==> flow/design.v <==
module half_adder(a, b, sum, carry);
	input a, b;
	output sum, carry;
	assign sum = a^b;
	assign carry = a&b;
endmodule
module add4b(a,b,sum);
	input [3:0] a,b;
	output [3:0] sum;
	wire [3:0] sum;
	assign sum = a + b;
endmodule
module add6b(a, b, sum);
	input [5:0] a,b;
	output [5:0] sum;
	wire [5:0] sum;
	assign sum = a + b;
endmodule
module add8b(a,b,sum);
	input [7:0] a,b;
	output [7:0] sum;
	wire [7:0] sum;
	assign sum = a + b;
endmodule
module add12b(a,b,sum);
	input [11:0] a,b;
	output [11:0] sum;
	wire [11:0] sum;
	assign sum = a + b;
endmodule
module add16b(a,b,sum);
	input [15:0] a,b;
	output [15:0] sum;
	wire [15:0] sum;
	assign sum = a + b;
endmodule
module add24b(a,b,sum);
	input [23:0] a,b;
	output [23:0] sum;
	wire [23:0] sum;
	assign sum = a + b;
endmodule
module add32b(a,b,sum);
	input [31:0] a,b;
	output [31:0] sum;
	wire [31:0] sum;
	assign sum = a + b;
endmodule
module add48b (
    input [47:0] a,
    input [47:0] b,
    output [47:0] sum
);
    assign sum = a + b;
endmodule
module vedic_multiplier_2x2(a, b, result_2x2);
	input[1:0] a, b;
	output[3:0] result_2x2;
	wire[3:0] temp;
	assign result_2x2[0] = a[0] & b[0];
	assign temp[0] = a[0] & b[1];
	assign temp[1] = a[1] & b[0];
	assign temp[2] = a[1] & b[1];
	half_adder h1(temp[0], temp[1], result_2x2[1], temp[3]);
	half_adder h2(temp[2], temp[3], result_2x2[2], result_2x2[3]);
endmodule
module vedic_multiplier_4x4(a, b, result_4x4);
	input[3:0] a, b;
	output[7:0] result_4x4;
	wire[3:0] q0, q1, q2, q3, w0, w1;
	wire[5:0] w2, w3, w4, w5, w6;
	vedic_multiplier_2x2 v2_0(a[1:0], b[1:0], q0[3:0]);
	vedic_multiplier_2x2 v2_1(a[1:0], b[3:2], q1[3:0]);
	vedic_multiplier_2x2 v2_2(a[3:2], b[1:0], q2[3:0]);
	vedic_multiplier_2x2 v2_3(a[3:2], b[3:2], q3[3:0]);
	assign w0[3:0] = {2'b0, q0[3:2]};
	add4b a4_0(w0[3:0], q1[3:0], w1[3:0]);
	assign w2 = {2'b0, q2[3:0]};
	assign w3 = {q3[3:0], 2'b0};
	add6b a6_0(w2, w3, w4);
	assign w5 = {2'b0, w1[3:0]};
	add6b a6_1(w4, w5, w6);
	assign result_4x4[7:2] = w6[5:0];
	assign result_4x4[1:0] = q0[1:0];
endmodule
module vedic_multiplier_8x8(a, b, result_8x8);
	input[7:0] a, b;
	output[15:0] result_8x8;
	wire[15:0] q0, q1, q2, q3;
	wire[7:0] w0, w1;
	wire[11:0] w2, w3, w4, w5, w6;
	vedic_multiplier_4x4 v4_0(a[3:0], b[3:0], q0[15:0]);
	vedic_multiplier_4x4 v4_1(a[3:0], b[7:4], q1[15:0]);
	vedic_multiplier_4x4 v4_2(a[7:4], b[3:0], q2[15:0]);
	vedic_multiplier_4x4 v4_3(a[7:4], b[7:4], q3[15:0]);
   assign w0[7:0] = {4'b0, q0[7:4]};
	add8b a8_0(w0, q1, w1);
	assign w2 = {4'b0, q2[7:0]};
	assign w3 = {q3[7:0], 4'b0};
	add12b a12_0(w2, w3, w4);
	assign w5 = {4'b0, w1[7:0]};
	add12b a12_1(w4, w5, w6);
	assign result_8x8[15:4] = w6[11:0];
	assign result_8x8[3:0] = q0[3:0];
endmodule
module vedic_multiplier_16x16(a, b, result_16x16);
	input[15:0] a, b;
	output[31:0] result_16x16;
	wire[15:0] q0, q1, q2, q3;
	wire[15:0] w0, w1;
	wire[23:0] w2, w3, w4, w5, w6;
	vedic_multiplier_8x8 v8_0(a[7:0], b[7:0], q0[15:0]);
	vedic_multiplier_8x8 v8_1(a[7:0], b[15:8], q1[15:0]);
	vedic_multiplier_8x8 v8_2(a[15:8], b[7:0], q2[15:0]);
	vedic_multiplier_8x8 v8_3(a[15:8], b[15:8], q3[15:0]);
   assign w0[15:0] = {8'b0, q0[15:8]};
	add16b a16_0(w0, q1, w1);
	assign w2 = {8'b0, q2[15:0]};
	assign w3 = {q3[15:0], 8'b0};
	add24b a24_0(w2, w3, w4);
	assign w5 = {8'b0, w1[15:0]};
	add24b a24_1(w4, w5, w6);
	assign result_16x16[31:8] = w6[23:0];
	assign result_16x16[7:0] = q0[7:0];
endmodule
module vedic_multiplier_32x32_pipelined(
    input clk,
    input [31:0] a, b,
    output reg [63:0] result_32x32
);
    wire [31:0] q0, q1, q2, q3;
    reg [31:0] q0_reg, q1_reg, q2_reg, q3_reg;
    reg [31:0] w1_reg;
    reg [47:0] w2, w3, w4_reg, w5_reg, w6_reg;
    reg [15:0] lo_d1, lo_d2, lo_d3;
    vedic_multiplier_16x16 v16_0(.a(a[15:0]), .b(b[15:0]), .result_16x16(q0));
    vedic_multiplier_16x16 v16_1(.a(a[15:0]), .b(b[31:16]), .result_16x16(q1));
    vedic_multiplier_16x16 v16_2(.a(a[31:16]), .b(b[15:0]), .result_16x16(q2));
    vedic_multiplier_16x16 v16_3(.a(a[31:16]), .b(b[31:16]), .result_16x16(q3));
    always @(posedge clk) begin
        q0_reg <= q0;
        q1_reg <= q1;
        q2_reg <= q2;
        q3_reg <= q3;
    end
    always @(posedge clk) begin
        w1_reg <= {16'b0, q0_reg[31:16]} + q1_reg;
    end
    always @(posedge clk) begin
        w2 <= {16'b0, q2_reg};
        w3 <= {q3_reg, 16'b0};
        w4_reg <= w2 + w3;
    end
    always @(posedge clk) begin
        w5_reg <= {16'b0, w1_reg};
        w6_reg <= w4_reg + w5_reg;
    end
    always @(posedge clk) begin
        lo_d1 <= q0_reg[15:0];
        lo_d2 <= lo_d1;
        lo_d3 <= lo_d2;
    end
	 always @(posedge clk) begin
	     result_32x32[63:16] <= w6_reg;
        result_32x32[15:0] <= lo_d3;
	 end 
endmodule
== From RTL to reports: vedic_multiplier_32x32_pipelined ==
The steps from the RTL of vedic_multiplier_32x32_pipelined to its reports follow in flow order.
Lines are those of the file above, counted from 1.
Operators carry their Yosys type and port widths (W data, S select, Z words).
Cell names lack the library's common part.
Not given: n/a

* Design top: vedic_multiplier_32x32_pipelined
* Clock port: clk
* Library: sky130hd
* Library corner: tt_025C_1v80

== Elaborated design ==
Source: Yosys, flattened and elaborated, memories not mapped. Widths are those after wreduce; folded enables and synchronous resets count as part of the registers. Registers that Yosys merges into a memory's read port (data or address) are not register bits. Print and check cells do not count. Equal cells are merged and count once.

* Register bits after elaboration: 464
* Input bits: 65

* Add/sub/neg operators: 255
* Bitwise operators: 2,048

{| class="wikitable"
|+ Operators by type and width
! kind !! number
|-
| $and A1 B1 Y1 || 1,536
|-
| $xor A1 B1 Y1 || 512
|-
| $add A4 B6 Y6 || 64
|-
| $add A6 B4 Y6 || 64
|-
| $add A2 B4 Y4 || 64
|-
| $add A12 B8 Y12 || 16
|-
| $add A8 B12 Y12 || 16
|-
| $add A4 B8 Y8 || 16
|-
| $add A16 B24 Y24 || 4
|-
| $add A24 B16 Y24 || 4
|-
| $add A8 B16 Y16 || 4
|-
| $add A32 B48 Y48 || 1
|-
| $add A48 B32 Y48 || 1
|-
| $add A16 B32 Y32 || 1
|}

== Longest topological paths ==
Longest topological path by Yosys (ltp), each cell counted once; first at word level (registers and memories cut), then after technology mapping (sequential cells cut; the memories' decode and read muxes count).

* Word-level depth: 9
* ABC_AREA: 0
* Mapped depth: 47
* Depth with buffers taken out: 46

== Netlist ==
The flow's flattened synthesis, as Yosys stat reports it; memories are mapped. The netlist is that of the ABC_AREA named above (0 if unset); the other value can give another one.

{| class="wikitable"
|+ Cell types
! cell type !! number
|-
| ha_1 || 1,472
|-
| dfxtp_1 || 464
|-
| fa_1 || 395
|-
| and2_1 || 971
|-
| xnor2_1 || 561
|-
| inv_1 || 787
|-
| a21o_1 || 291
|-
| a21oi_1 || 346
|-
| xor2_1 || 196
|-
| nand2_1 || 247
|-
| clkbuf_1 || 200
|-
| nor2_1 || 176
|-
| o21ai_0 || 103
|-
| o21a_1 || 51
|-
| nor2b_1 || 59
|-
| nand3_1 || 59
|-
| o21bai_1 || 37
|-
| nor3_1 || 50
|}

Other cell types: 57; their cells: 336.

* Cells in the netlist: 6,801
* Chip area (Yosys): 62,214.7 sq um
* Flip-flops: 464
* Buffer cells: 201

By module: a second synthesis without flattening, with its own total; a netlist apart from the flattened one above.

* Cell total of the unflattened synthesis: 9,971
* Area total of the unflattened synthesis: 91,410.2 sq um

Rows give one instance, submodules left out.

{| class="wikitable"
|+ By module
! module !! instances !! cells !! area (sq um) !! sequential area (sq um)
|-
| add6b || 128 || 19 || 186.4 || 0.0
|-
| add12b || 32 || 59 || 503.0 || 0.0
|-
| vedic_multiplier_32x32_pipelined || 1 || 1,019 || 13,270.2 || 9,288.9
|-
| add24b || 8 || 167 || 1,241.2 || 0.0
|-
| add4b || 64 || 9 || 100.1 || 0.0
|-
| half_adder || 512 || 1 || 12.5 || 0.0
|-
| vedic_multiplier_2x2 || 256 || 4 || 25.0 || 0.0
|-
| add8b || 16 || 42 || 331.6 || 0.0
|-
| add16b || 4 || 107 || 853.3 || 0.0
|-
| vedic_multiplier_4x4 || 64 || 1 || 3.8 || 0.0
|-
| vedic_multiplier_8x8 || 16 || 1 || 3.8 || 0.0
|-
| vedic_multiplier_16x16 || 4 || 1 || 3.8 || 0.0
|}

== Timing after synthesis ==
Source: OpenSTA report_checks on the synthesized netlist (no wires, ideal clock, input and output delay 20% of the period each), path of least setup slack; recovery checks are left aside. Register names are those of the netlist, which keeps one name where synthesis merged equal registers.

* Kind: input -> register
* From: in a[0]
* To: reg q1_reg[29]
* Period: 11,500 ps
* External input delay: 2,300 ps
* Library setup time: 128 ps
* Arrival time: 11,183 ps
* Slack: 189 ps
* Path delay: 9,011 ps
* Driving pins on the path: 43
* Synthesis period reached: 11,311 ps

"path delay" = arrival - input delay + setup time.
"driving pins on the path" counts driving pins, that of a launching flip-flop among them; a cell with two outputs on the path counts twice.
"synthesis period reached" = period - worst setup slack (recovery checks aside). The figure is calculated, with input and output delays left at 20% of the set period.
Between the ends stands the longest chain of elaborated cells between them, by number of cells; it is not shown to be the way that was timed. Of several equally long chains one is given.
A line is the first line of the expression or statement that the cell stems from. Yosys adds cells for indexed reads and writes and turns some case tables into memories.

* Path through: clkbuf_1 > and2_1 > ha_1 > ha_1 > ha_1 > fa_1 > xnor2_1 > fa_1 > fa_1 > inv_1 > ha_1 > fa_1 > a21oi_1 > nor2_1 > nor2_1 > xor2_1 > fa_1 > ha_1 > [... 7 more ...] > ha_1 > nand3_1 > o211ai_1 > o41ai_1 > nand2b_1 > a21boi_0 > nand3_1 > xor2_1 > fa_1 > inv_1 > ha_1 > or2_2 > a21oi_1 > a311oi_1 > o21a_1 > o21ai_0 > nor3b_1 > xor2_1
* Cells in the longest elaborated chain: 9
* Elaborated cells between the ends (all ways): 60
* Those cells by class: add/sub: 14; logic: 46

{| class="wikitable"
|+ Ends and longest elaborated chain, post-synthesis
! what !! line !! source
|-
| start, declared || 128 || <nowiki>input [31:0] a, b,</nowiki>
|-
| $and A1 B1 Y1 || 61 || <nowiki>assign temp[0] = a[0] & b[1];</nowiki>
|-
| $and A1 B1 Y1 || 5 || <nowiki>assign carry = a&b;</nowiki>
|-
| $xor A1 B1 Y1 || 4 || <nowiki>assign sum = a^b;</nowiki>
|-
| $add A2 B4 Y4 || 11 || <nowiki>assign sum = a + b;</nowiki>
|-
| $add A6 B4 Y6 || 17 || <nowiki>assign sum = a + b;</nowiki>
|-
| $add A4 B8 Y8 || 23 || <nowiki>assign sum = a + b;</nowiki>
|-
| $add A12 B8 Y12 || 29 || <nowiki>assign sum = a + b;</nowiki>
|-
| $add A8 B16 Y16 || 35 || <nowiki>assign sum = a + b;</nowiki>
|-
| $add A24 B16 Y24 || 41 || <nowiki>assign sum = a + b;</nowiki>
|-
| end, assigned || 142 || <nowiki>q1_reg <= q1;</nowiki>
|-
| end, declared || 132 || <nowiki>reg [31:0] q0_reg, q1_reg, q2_reg, q3_reg;</nowiki>
|}

== Path in the finished layout ==
From the final timing report of run 1: the path of least setup slack in the routed layout; clock arrival at registers is part of the times.
The report prints the path's times to 10 ps; the period is as set.

* Kind: input -> register
* From: in a[0]
* To: reg q1_reg[29]
* Period: 10,200 ps
* External input delay: 2,040 ps
* Library setup time: 80 ps
* Arrival time: 10,950 ps
* Slack: -230 ps
* Driving pins on the path: 45

Between the ends stands the longest chain of elaborated cells between them, by number of cells; it is not shown to be the way that was timed. Of several equally long chains one is given.

* Path through: buf_8 > buf_12 > and2_4 > ha_4 > ha_4 > ha_4 > fa_2 > xnor2_2 > fa_1 > inv_1 > ha_1 > a21o_1 > a21oi_2 > xnor2_1 > ha_1 > buf_4 > xor2_1 > ha_1 > [... 9 more ...] > ha_1 > nand2_1 > o211ai_1 > o41ai_2 > nand2b_4 > a21boi_4 > xnor2_2 > fa_1 > inv_2 > ha_4 > o21a_1 > o21a_1 > o2111ai_2 > a311oi_2 > o21a_1 > o21ai_2 > nor3b_2 > xor2_1
* Cells in the longest elaborated chain: 9
* Elaborated cells between the ends (all ways): 60
* Those cells by class: add/sub: 14; logic: 46

{| class="wikitable"
|+ Ends and longest elaborated chain, post-layout
! what !! line !! source
|-
| start, declared || 128 || <nowiki>input [31:0] a, b,</nowiki>
|-
| $and A1 B1 Y1 || 61 || <nowiki>assign temp[0] = a[0] & b[1];</nowiki>
|-
| $and A1 B1 Y1 || 5 || <nowiki>assign carry = a&b;</nowiki>
|-
| $xor A1 B1 Y1 || 4 || <nowiki>assign sum = a^b;</nowiki>
|-
| $add A2 B4 Y4 || 11 || <nowiki>assign sum = a + b;</nowiki>
|-
| $add A6 B4 Y6 || 17 || <nowiki>assign sum = a + b;</nowiki>
|-
| $add A4 B8 Y8 || 23 || <nowiki>assign sum = a + b;</nowiki>
|-
| $add A12 B8 Y12 || 29 || <nowiki>assign sum = a + b;</nowiki>
|-
| $add A8 B16 Y16 || 35 || <nowiki>assign sum = a + b;</nowiki>
|-
| $add A24 B16 Y24 || 41 || <nowiki>assign sum = a + b;</nowiki>
|-
| end, assigned || 142 || <nowiki>q1_reg <= q1;</nowiki>
|-
| end, declared || 132 || <nowiki>reg [31:0] q0_reg, q1_reg, q2_reg, q3_reg;</nowiki>
|}

Wiki page: vedic_multiplier_32x32_pipelined / flow data

Module vedic_multiplier_32x32_pipelined, platform sky130hd: 4 stored runs of the flow (Yosys, OpenROAD) with differing settings, in no particular order. Input and output delays are each 20% of the period that was set; the output load is 0.01 pF.
By "achieved clock period" is meant the clock period of the run minus its worst setup slack. This is arithmetic on one report: input and output delays are still those of the set period (20% each).
By "time of the worst setup path" is meant the share of the clock period that the worst setup path is allowed (20% is reserved at inputs, 20% at outputs), minus its slack. Clock arrival times at its registers enter into it.
"time of the worst setup path" is given in steps of 10 ps.

=== Run 1 ===
{| class="wikitable"
! Setting !! Value
|-
| CELL_PAD_IN_SITES_DETAIL_PLACEMENT || 0
|-
| CORE_MARGIN || 2
|-
| CORE_UTILIZATION || 60
|-
| GPL_ROUTABILITY_DRIVEN || 1
|-
| HOLD_SLACK_MARGIN || -0.08
|-
| PLACE_DENSITY_LB_ADDON || 0.29
|-
| period_ns || 10.2
|-
| CAP_MARGIN || 20
|-
| SLEW_MARGIN || 20
|-
! Result !! Value
|-
| Time of the worst setup path || 8,390 ps
|-
| Kind of the worst setup path || input -> register
|-
| Utilization of the finished layout || 71.8%
|-
| Setup slack of the worst path || -225 ps
|-
| Die area || 106,283.0 sq um
|-
| Standard-cell area after routing || 74,052.3 sq um
|-
| Achieved clock period || 10,425 ps
|-
| Post-route setup TNS || -635 ps
|-
| Worst hold slack after layout || 321 ps
|-
| Chip area after synthesis (Yosys) || 62,214.7 sq um
|}

=== Run 2 ===
{| class="wikitable"
! Setting !! Value
|-
| CELL_PAD_IN_SITES_DETAIL_PLACEMENT || 1
|-
| CELL_PAD_IN_SITES_GLOBAL_PLACEMENT || 0
|-
| CORE_UTILIZATION || 15
|-
| CTS_CLUSTER_DIAMETER || 190
|-
| CTS_CLUSTER_SIZE || 45
|-
| MIN_ROUTING_LAYER || met1
|-
| PLACE_DENSITY_LB_ADDON || 0.27
|-
| SLEW_MARGIN || 20
|-
| TNS_END_PERCENT || 95
|-
| period_ns || 8.16
|-
| CAP_MARGIN || 20
|-
| CORE_MARGIN || 2
|-
! Result !! Value
|-
| Achieved clock period || 9,894 ps
|-
| Worst hold slack after layout || 320 ps
|-
| Time of the worst setup path || 8,260 ps
|-
| Kind of the worst setup path || input -> register
|-
| Die area || 419,930.0 sq um
|-
| Standard-cell area after routing || 83,991.8 sq um
|-
| Utilization of the finished layout || 20.3%
|-
| Chip area after synthesis (Yosys) || 62,214.7 sq um
|-
| Post-route setup TNS || -83,533 ps
|-
| Setup slack of the worst path || -1,734 ps
|}

=== Run 3 ===
{| class="wikitable"
! Setting !! Value
|-
| CAP_MARGIN || 30
|-
| GPL_ROUTABILITY_DRIVEN || 0
|-
| period_ns || 8.47
|-
| CORE_MARGIN || 2
|-
| CORE_UTILIZATION || 40
|-
| SLEW_MARGIN || 20
|-
! Result !! Value
|-
| Chip area after synthesis (Yosys) || 62,214.7 sq um
|-
| Achieved clock period || 9,908 ps
|-
| Setup slack of the worst path || -1,438 ps
|-
| Die area || 158,707.0 sq um
|-
| Worst hold slack after layout || 320 ps
|-
| Time of the worst setup path || 8,210 ps
|-
| Kind of the worst setup path || input -> register
|-
| Post-route setup TNS || -66,081 ps
|-
| Standard-cell area after routing || 78,947.0 sq um
|-
| Utilization of the finished layout || 51.2%
|}

=== Run 4 ===
{| class="wikitable"
! Setting !! Value
|-
| ABC_AREA || 0
|-
| CAP_MARGIN || 10
|-
| CORE_UTILIZATION || 30
|-
| GPL_ROUTABILITY_DRIVEN || 0
|-
| GPL_TIMING_DRIVEN || 0
|-
| HOLD_SLACK_MARGIN || 0.03
|-
| MAX_ROUTING_LAYER || met4
|-
| TNS_END_PERCENT || 25
|-
| period_ns || 8.14
|-
| CORE_MARGIN || 2
|-
| SLEW_MARGIN || 20
|-
! Result !! Value
|-
| Chip area after synthesis (Yosys) || 62,214.7 sq um
|-
| Die area || 211,039.0 sq um
|-
| Achieved clock period || 9,964 ps
|-
| Post-route setup TNS || -90,347 ps
|-
| Worst hold slack after layout || 291 ps
|-
| Standard-cell area after routing || 73,266.5 sq um
|-
| Setup slack of the worst path || -1,824 ps
|-
| Utilization of the finished layout || 35.5%
|-
| Time of the worst setup path || 8,340 ps
|-
| Kind of the worst setup path || input -> register
|}
